==> flow/design.v <==
`timescale 1ns / 1ps
module cla_slice_part(g,p,a,b);
 input a, b;
 output g;  
 output p;  
 assign g = a & b;
 assign p = a ^ b;
endmodule
module CarryPropagateGenerateUnit( g,p,a,b);
	input  [15:0] a,b;
	output [15:0] g,p;
	cla_slice_part s0(g[0],p[0],a[0],b[0]);
	cla_slice_part s1(g[1],p[1],a[1],b[1]);
	cla_slice_part s2(g[2],p[2],a[2],b[2]);
	cla_slice_part s3(g[3],p[3],a[3],b[3]);
	cla_slice_part s4(g[4],p[4],a[4],b[4]);
	cla_slice_part s5(g[5],p[5],a[5],b[5]);
	cla_slice_part s6(g[6],p[6],a[6],b[6]);
	cla_slice_part s7(g[7],p[7],a[7],b[7]);
	cla_slice_part s8(g[8],p[8],a[8],b[8]);
	cla_slice_part s9(g[9],p[9],a[9],b[9]);
	cla_slice_part s10(g[10],p[10],a[10],b[10]);
	cla_slice_part s11(g[11],p[11],a[11],b[11]);
	cla_slice_part s12(g[12],p[12],a[12],b[12]);
	cla_slice_part s13(g[13],p[13],a[13],b[13]);
	cla_slice_part s14(g[14],p[14],a[14],b[14]);
	cla_slice_part s15(g[15],p[15],a[15],b[15]);
endmodule
module SixteenBitSummationUnit(sum,p,carry,cin);
  input [14:0] carry;
  input cin;
  input [15:0] p;
  output [15:0] sum;
  assign sum[0] = p[0] ^ cin;
  assign sum[1] = p[1] ^ carry[0];
  assign sum[2] = p[2] ^ carry[1];
  assign sum[3] = p[3] ^ carry[2];
  assign sum[4] = p[4] ^ carry[3];
  assign sum[5] = p[5] ^ carry[4];
  assign sum[6] = p[6] ^ carry[5];
  assign sum[7] = p[7] ^ carry[6];
  assign sum[8] = p[8] ^ carry[7];
  assign sum[9] = p[9] ^ carry[8];
  assign sum[10] = p[10] ^ carry[9];
  assign sum[11] = p[11] ^ carry[10];
  assign sum[12] = p[12] ^ carry[11];
  assign sum[13] = p[13] ^ carry[12];
  assign sum[14] = p[14] ^ carry[13];
  assign sum[15] = p[15] ^ carry[14];
endmodule
module four_bit_block_cla(P,G,carry,p,g,cin);
	input [3:0] p,g;
	input cin;
	output [2:0] carry;
	output P,G;
	assign	carry[0] = 	g[0] |
											cin & p[0];
	assign	carry[1] =  g[1] |
											g[0] & p[1] |
											cin  &  p[0] & p[1];
	assign	carry[2] =  g[2] |
											g[1] & p[2] |
											g[0] & p [1] & p[2] |
											cin  & p[0] & p[1] & p[2];
	assign	P = p[0] & p[1] & p[2] & p[3];
	assign	G = g[3] | 
							g[2] & p[3] |
							g[1] & p[2] & p[3] |
							g[0] & p[1] & p[2] & p[3];
endmodule
module cla_16_two_level(sum,cout,a,b,cin);
	input [15:0] a, b;
	input cin;
	output [15:0] sum;
	output  cout;
	wire [15:0]   g, p,carry;  
	wire [3:0]  G,P;
	assign carry[3]  = G[0] | cin & P[0];
	assign carry[7]  = G[1] | G[0] & P[1] | cin & P[0] & P[1]; 
	assign carry[11] = G[2] |
										 G[1] & P[2] |
										 G[0] & P[1] & P[2] | 
										 cin  & P[0] & P[1] & P[2];
	assign cout = G[3] |
								G[2] & P[3] |
								G[1] & P[2] & P[3] |
								G[0] & P[1] & P[2] & P[3] |
								cin   & P[0] & P[1] & P[2] & P[3];
	CarryPropagateGenerateUnit   CPGU( g,p,a,b);
	four_bit_block_cla FBBC0(P[0],G[0],carry[2:0],p[3:0],g[3:0],cin);     
	four_bit_block_cla FBBC1(P[1],G[1],carry[6:4],p[7:4],g[7:4],carry[3]);   
	four_bit_block_cla FBBC2(P[2],G[2],carry[10:8],p[11:8],g[11:8],carry[7]);
	four_bit_block_cla FBBC3(P[3],G[3],carry[14:12],p[15:12],g[15:12],carry[11]); 
	SixteenBitSummationUnit TTBSU(sum,p,carry[14:0],cin);
endmodule
`timescale 1ns / 1ps
module xnew2(
	output reg [15:0] x,
	input [15:0] x0,
	input [15:0] y,
	input cin,
	input reset,
	input stop,
	input clk
	);
	wire [15:0] sum,a,b;
	wire cout;	 
	cla_16_two_level alu(sum,cout,a,b,cin);
	assign a=x;
	assign b=cin?(~y):y;
	always @(posedge clk)
	begin
		if(reset)
		begin
			x<=x0;
		end
		else
		begin
			if(!stop)
			begin
				x<=sum;
			end
			else
			begin
				x<=x;
			end
		end
	end
endmodule
`timescale 1ns / 1ps
module ynew2(
	output reg [15:0] y,
	input [15:0] y0,
	input [15:0] x,
	input cin,
	input reset,
	input stop,
	input clk
	);
	wire [15:0] sum,a,b;
	wire cout;	 
	cla_16_two_level alu(sum,cout,a,b,cin);
	assign a=y;
	assign b=cin?(~x):x;
	always @(posedge clk)
	begin
		if(reset)
		begin
			y<=y0;
		end
		else
		begin
			if(!stop)
			begin
				y<=sum;
			end
			else
			begin
				y<=y;
			end
		end	
	end
endmodule
`timescale 1ns / 1ps
module znew2(
	output reg [15:0] z,
	output zsign,
	input [15:0] z0,
	input [15:0] zrom,
	input cin,
	input reset,
	input stop,
	input clk
	);
	wire [15:0] sum,a,b;
	wire cout;	 
	cla_16_two_level alu(sum,cout,a,b,cin);
	assign a=z;
	assign b=cin?(~zrom):zrom;
	always @(posedge clk)
	begin
		if(reset)
		begin
			z<=z0;
		end
		else
		begin
			if(!stop)
				z<=sum;
			else
				z<=z;
		end	
	end
	assign zsign=z[15];
endmodule
`timescale 1ns / 1ps
module datapathnew2(
	output [15:0] x,
	output [15:0] y,
	input [15:0] z0,
	input [3:0] i,
	input reset,
	input stop,
	input clk
	); 
	parameter xinit=16'b0010_0110_1101_1101;	 
	parameter yinit=16'b0;
	reg [15:0] zrom_q;
	wire [15:0] xval,yval,zval;
	wire [15:0] x0,y0;
	wire [15:0] z;
	wire zsign;
	always @(*)
	begin
		case(i)
			4'd0: zrom_q=16'b0011_0010_0100_0011;
			4'd1: zrom_q=16'b0001_1101_1010_1100;
			4'd2: zrom_q=16'b0000_1111_1010_1101;
			4'd3: zrom_q=16'b0000_0111_1111_0101;
			4'd4: zrom_q=16'b0000_0011_1111_1110;
			4'd5: zrom_q=16'b0000_0001_1111_1111;
			4'd6: zrom_q=16'b0000_0000_1111_1111;
			4'd7: zrom_q=16'b0000_0000_0111_1111;
			4'd8: zrom_q=16'b0000_0000_0011_1111;
			4'd9: zrom_q=16'b0000_0000_0001_1111;
			4'd10: zrom_q=16'b0000_0000_0000_1111;
			4'd11: zrom_q=16'b0000_0000_0000_0111;
			4'd12: zrom_q=16'b0000_0000_0000_0011;
			4'd13: zrom_q=16'b0000_0000_0000_0001;
			4'd14: zrom_q=16'b0;
			4'd15: zrom_q=16'b0;
			default: zrom_q=16'b0;
		endcase
	end
	xnew2 xmod(x,x0,yval,xcin,reset,stop,clk);
	ynew2 ymod(y,y0,xval,ycin,reset,stop,clk);
	znew2 zmod(z,zsign,z0,zval,zcin,reset,stop,clk);
	assign x0=xinit;
	assign y0=yinit;
	assign xval=$signed(x)>>>i;
	assign yval=$signed(y)>>>i;
	assign zval=zrom_q;
	assign xcin=zsign?1'b0:1'b1;
	assign ycin=zsign?1'b1:1'b0;
	assign zcin=zsign?1'b0:1'b1;
endmodule
`timescale 1ns / 1ps
module cordic_sincos(
	input clk,
	input rst,
	input start,
	input [15:0] z0,
	output ready,
	output reg done,
	output [15:0] x,
	output [15:0] y
	);
	reg busy;
	reg [3:0] cnt;
	wire load;
	assign ready = ~busy;
	assign load = rst | (start & ~busy);
	always @(posedge clk)
	begin
		if(rst)
		begin
			busy <= 1'b0;
			cnt <= 4'd0;
			done <= 1'b0;
		end
		else
		begin
			done <= 1'b0;
			if(!busy)
			begin
				cnt <= 4'd0;
				if(start)
					busy <= 1'b1;
			end
			else
			begin
				cnt <= cnt + 4'd1;
				if(cnt == 4'd15)
				begin
					busy <= 1'b0;
					done <= 1'b1;
				end
			end
		end
	end
	datapathnew2 dp(x,y,z0,cnt,load,~busy,clk);
endmodule
-- Step by step through the tools: cordic_sincos
Module cordic_sincos before and after one edit of its RTL, step after step.
Lines under "before" count in the file above, lines under "after" in the edited file.
"difference": "after" minus "before" as printed here.
Operators: Yosys type, input widths -> output width; for muxes data width and select width s.
Library cell names are shortened.
A cell with - has no value.
- design top: cordic_sincos
- clock: clk
- library: sky130hd
- timing corner: tt_025C_1v80

-- The edit
Unified diff, file above to edited file.
The edited RTL no longer does the same as the RTL above: the edit was made by script, with no optimisation intended.
begin of diff
@@ -239,5 +239,5 @@
 	assign y0=yinit;
 	assign xval=$signed(x)>>>i;
-	assign yval=$signed(y)>>>i;
+	assign yval=$signed(y)>>>1;
 	assign zval=zrom_q;
 	assign xcin=zsign?1'b0:1'b1;
end of diff

-- Word level
Source: Yosys, flattened and elaborated, memories not mapped. Widths are those after wreduce. Print and check cells do not count. Equal cells are merged and count once.
Yosys's memory passes give these memory sizes; they may raise the number of words (mostly to a power of two), join words into wider ones and drop unused or constant bits.
- operators by class (item ; before ; after ; difference):
    $add $sub $neg ; 1 ; 1 ; 0
    equality and inequality tests ; 1 ; 1 ; 0
    shift-type cells ; 2 ; 1 ; -1
    multiplexer cells ; 12 ; 12 ; 0
    bitwise logic cells ; 408 ; 408 ; 0
    reduce/logical cells ; 2 ; 2 ; 0
- operator list (kind ; before ; after ; difference):
    $sshr 16x4->16 ; 2 ; 1 ; -1
Unchanged operator kinds not shown: 12.
- bit counts (item ; before ; after ; difference):
    flip-flop bits (word level) ; 54 ; 54 ; 0
    memory bits (read-only) ; 224 ; 224 ; 0
    clocked read ports x word width ; 14 ; 14 ; 0
    memories ; 1 ; 1 ; 0
    input port bits ; 19 ; 19 ; 0
    word-level cells ; 433 ; 432 ; -1
- memories (item ; before ; after):
    words x width with read and write ports ; 16x14 r1 w0 ; 16x14 r1 w0

-- Depth
Yosys ltp: most cells in a row. Word level: on the elaborated netlist, between registers, memories and ports. Mapped: between sequential cells and ports; inverters and the memories' decode and read muxes count.
- depth (item ; before ; after ; difference):
    word-level depth ; 18 ; 18 ; 0
    ABC_AREA ; 0 ; 0 ; -
    mapped depth ; 24 ; 23 ; -1

-- After synthesis
Source: synth_stat.txt of the flow (Yosys; design flattened, memories mapped). It holds for the ABC_AREA given above (unset counts as 0); a run with the other value may have another netlist.
- mapped netlist (item ; before ; after ; difference):
    standard cells after synthesis ; 695 ; 610 ; -85
    chip area (Yosys) (µm²) ; 6294.8 ; 5561.6 ; -733.2
    sequential area (µm²) ; 1521.5 ; 1521.5 ; 0.0
    flip-flops ; 68 ; 68 ; 0
    buffer cells ; 68 ; 59 ; -9
- cells by type (type ; before ; after ; difference):
    nand2_1 ; 69 ; 41 ; -28
    mux2i_1 ; 28 ; 12 ; -16
    o21ai_0 ; 58 ; 49 ; -9
    mux4_2 ; 15 ; 9 ; -6
    a21o_1 ; 13 ; 19 ; +6
    mux2_2 ; 10 ; 5 ; -5
    o21a_1 ; 18 ; 14 ; -4
    xnor2_1 ; 61 ; 58 ; -3
    inv_1 ; 34 ; 31 ; -3
    buf_2 ; 6 ; 3 ; -3
    or3_1 ; 5 ; 2 ; -3
    o22a_1 ; 4 ; 1 ; -3
    nor3b_1 ; 3 ; 6 ; +3
    a21oi_1 ; 39 ; 37 ; -2
    clkbuf_1 ; 20 ; 18 ; -2
    xor2_1 ; 16 ; 18 ; +2
    nand3_1 ; 9 ; 7 ; -2
    buf_1 ; 7 ; 5 ; -2
Unchanged cell types not shown: 14.
Not every row of either side is listed.
By module: a second synthesis without flattening, with its own total; a netlist apart from the flattened one above.
- second synthesis, totals (item ; before ; after ; difference):
    cell total of the unflattened synthesis ; 591 ; 521 ; -70
    area total of the unflattened synthesis (µm²) ; 6284.8 ; 5642.9 ; -641.9
Rows give one instance, submodules left out.
- by module, before (module ; instances ; cells ; area (µm²) ; seq. area (µm²)):
    datapathnew2 ; 1 ; 177 ; 1545.2 ; 0.0
    znew2 ; 1 ; 54 ; 898.4 ; 480.5
    xnew2 ; 1 ; 53 ; 890.9 ; 480.5
    ynew2 ; 1 ; 53 ; 890.9 ; 480.5
    four_bit_block_cla ; 12 ; 10 ; 57.6 ; 0.0
    cla_slice_part ; 48 ; 1 ; 12.5 ; 0.0
    SixteenBitSummationUnit ; 3 ; 16 ; 140.1 ; 0.0
    cordic_sincos ; 1 ; 23 ; 231.5 ; 120.1
    cla_16_two_level ; 3 ; 5 ; 38.8 ; 0.0
    CarryPropagateGenerateUnit ; 3 ; 0 ; 0.0 ; 0.0
- by module, after (module ; instances ; cells ; area (µm²) ; seq. area (µm²)):
    datapathnew2 ; 1 ; 107 ; 903.4 ; 0.0
    znew2 ; 1 ; 54 ; 898.4 ; 480.5
    xnew2 ; 1 ; 53 ; 890.9 ; 480.5
    ynew2 ; 1 ; 53 ; 890.9 ; 480.5
    four_bit_block_cla ; 12 ; 10 ; 57.6 ; 0.0
    cla_slice_part ; 48 ; 1 ; 12.5 ; 0.0
    SixteenBitSummationUnit ; 3 ; 16 ; 140.1 ; 0.0
    cordic_sincos ; 1 ; 23 ; 231.5 ; 120.1
    cla_16_two_level ; 3 ; 5 ; 38.8 ; 0.0
    CarryPropagateGenerateUnit ; 3 ; 0 ; 0.0 ; 0.0

-- Path before layout
Source: OpenSTA report_checks on the synthesized netlist (no wires, ideal clock, input and output delay 20% of the period each), path of least setup slack; recovery checks are left aside. Register names are those of the netlist, which keeps one name where synthesis merged equal registers.
- timing path after synthesis (item ; before ; after ; difference):
    path kind ; flip-flop to flip-flop ; flip-flop to flip-flop ; -
    start point ; register cnt[0] ; register cnt[0] ; -
    end point ; register dp.ymod.y[15] ; register dp.ymod.y[15] ; -
    period (ps) ; 5000 ; 5000 ; 0
    library setup time (ps) ; 127 ; 127 ; 0
    launch time at the first pin (ps) ; 0 ; 0 ; 0
    arrival time (ps) ; 4548 ; 4322 ; -226
    required time (ps) ; 4873 ; 4873 ; 0
    path slack (ps) ; 324 ; 551 ; +227
    path delay (ps) ; 4675 ; 4449 ; -226
    stages ; 21 ; 24 ; +3
    buffers on the path ; 3 ; 3 ; 0
    synthesis period reached (ps) ; 4676 ; 4449 ; -227
"path delay" = arrival - input delay + setup time.
"stages" counts driving pins, that of a launching flip-flop among them; a cell with two outputs on the path counts twice.
"synthesis period reached" = period - worst setup slack (recovery checks aside). The figure is calculated, with input and output delays left at 20% of the set period.
A register here has more assigning lines than the two given.
Between the ends, after synthesis, before:
- path through: dfxtp_1 buf_6 buf_12 buf_4 mux4_2 mux4_2 xnor2_1 ha_1 and3_1 a221oi_1 o21ai_0 a21oi_1 nor2_1 o32a_1 ha_1 o21a_1 o21ai_0 nand2b_1 xnor2_1 a21oi_1 nor2_1
- RTL lines, path after synthesis, before (item ; line ; source):
    from (decl) ; 259 ; reg [3:0] cnt;
    from (assign) ; 268 ; cnt <= 4'd0;
    from (assign) ; 282 ; cnt <= cnt + 4'd1;
    to (assign) ; 149 ; y<=y0;
    to (assign) ; 155 ; y<=sum;
    to (decl) ; 132 ; output reg [15:0] y,
before: No chain of elaborated cells between the ends is given.
Between the ends, after synthesis, after:
- path through: dfxtp_1 buf_6 buf_2 buf_2 nand2_1 o211ai_1 o21ai_0 mux2_2 mux2_2 xnor2_1 ha_1 and3_1 a221oi_1 o21ai_0 a21oi_1 o21ai_0 o21a_1 ha_1 o21a_1 o21ai_0 nand2b_1 xnor2_1 a21oi_1 nor2_1
- RTL lines, path after synthesis, after (item ; line ; source):
    from (decl) ; 259 ; reg [3:0] cnt;
    from (assign) ; 268 ; cnt <= 4'd0;
    from (assign) ; 282 ; cnt <= cnt + 4'd1;
    to (assign) ; 149 ; y<=y0;
    to (assign) ; 155 ; y<=sum;
    to (decl) ; 132 ; output reg [15:0] y,
after: No chain of elaborated cells between the ends is given.

-- Path in the finished layout
Path of least setup slack in the final report of the runs of pair 1 (OpenROAD, finished layout, wires in). Where an end is a register, its clock arrival counts in the times.
The path's times are printed in steps of 10 ps; the period is the one set.
- timing path post-layout (item ; before ; after ; difference):
    path kind ; flip-flop to flip-flop ; flip-flop to flip-flop ; -
    start point ; register cnt[0] ; register cnt[0] ; -
    end point ; register dp.ymod.y[15] ; register dp.ymod.y[15] ; -
    period (ps) ; 4750 ; 4750 ; 0
    library setup time (ps) ; 110 ; 130 ; +20
    launch time at the first pin (ps) ; 350 ; 330 ; -20
    arrival time (ps) ; 4660 ; 4550 ; -110
    required time (ps) ; 4980 ; 4940 ; -40
    path slack (ps) ; 320 ; 390 ; +70
    stages ; 18 ; 21 ; +3
    buffers on the path ; 0 ; 1 ; +1
A register here has more assigning lines than the two given.
Between the ends, post-layout, before:
- path through: dfxtp_4 mux4_1 mux4_2 xnor2_1 ha_1 and3_1 a221oi_2 o21ai_0 a21oi_2 nor2_1 o32a_1 ha_1 o21a_1 o21ai_0 nand2b_1 xnor2_1 a21oi_1 nor2_1
- RTL lines, path post-layout, before (item ; line ; source):
    from (decl) ; 259 ; reg [3:0] cnt;
    from (assign) ; 268 ; cnt <= 4'd0;
    from (assign) ; 282 ; cnt <= cnt + 4'd1;
    to (assign) ; 149 ; y<=y0;
    to (assign) ; 155 ; y<=sum;
    to (decl) ; 132 ; output reg [15:0] y,
before: No chain of elaborated cells between the ends is given.
Between the ends, post-layout, after:
- path through: dfxtp_4 buf_4 nor2b_1 a211oi_1 a21oi_1 mux4_2 xnor2_1 ha_1 and3_1 a221oi_2 o21ai_0 a21oi_2 o21ai_0 o21a_1 ha_1 o21a_1 o21ai_0 nand2b_1 xnor2_1 a21oi_1 nor2_1
- RTL lines, path post-layout, after (item ; line ; source):
    from (decl) ; 259 ; reg [3:0] cnt;
    from (assign) ; 268 ; cnt <= 4'd0;
    from (assign) ; 282 ; cnt <= cnt + 4'd1;
    to (assign) ; 149 ; y<=y0;
    to (assign) ; 155 ; y<=sum;
    to (decl) ; 132 ; output reg [15:0] y,
after: No chain of elaborated cells between the ends is given.

-- Flow runs
Both versions went through the flow (Yosys, OpenROAD) with the same settings in each pair. Constraints: input delay and output delay 20% of the set period each, output load 0.01 pF.
Flow settings, pair 1:
- CORE_UTILIZATION at 40
- noted period_ns: 4.75
- noted CAP_MARGIN: 20
- CORE_MARGIN: 2
- noted SLEW_MARGIN: 20
- final reports, pair 1 (item ; before ; after ; difference):
    netlist area reported by Yosys (µm²) ; 6294.8 ; 5561.6 ; -733.2
    die size (µm²) ; 16756.0 ; 14863.3 ; -1892.7
    standard-cell area of the final layout (µm²) ; 7164.4 ; 6363.6 ; -800.8
    utilization after layout (%) ; 46.8 ; 46.4 ; -0.4
    worst setup slack after layout (ps) ; 323 ; 390 ; +67
    total negative slack on setup checks (ps) ; 0 ; 0 ; 0
    final worst hold slack (ps) ; 549 ; 520 ; -29
    total power after layout (mW) ; 4.110 ; 3.908 ; -0.202
    clock period reached (ps) ; 4427 ; 4360 ; -67
By "clock period reached" is meant the clock period of the run minus its worst setup slack. This is arithmetic on one report: input and output delays are still those of the set period (20% each).
"total power after layout" is the tool's figure for a default switching activity; nothing was simulated.
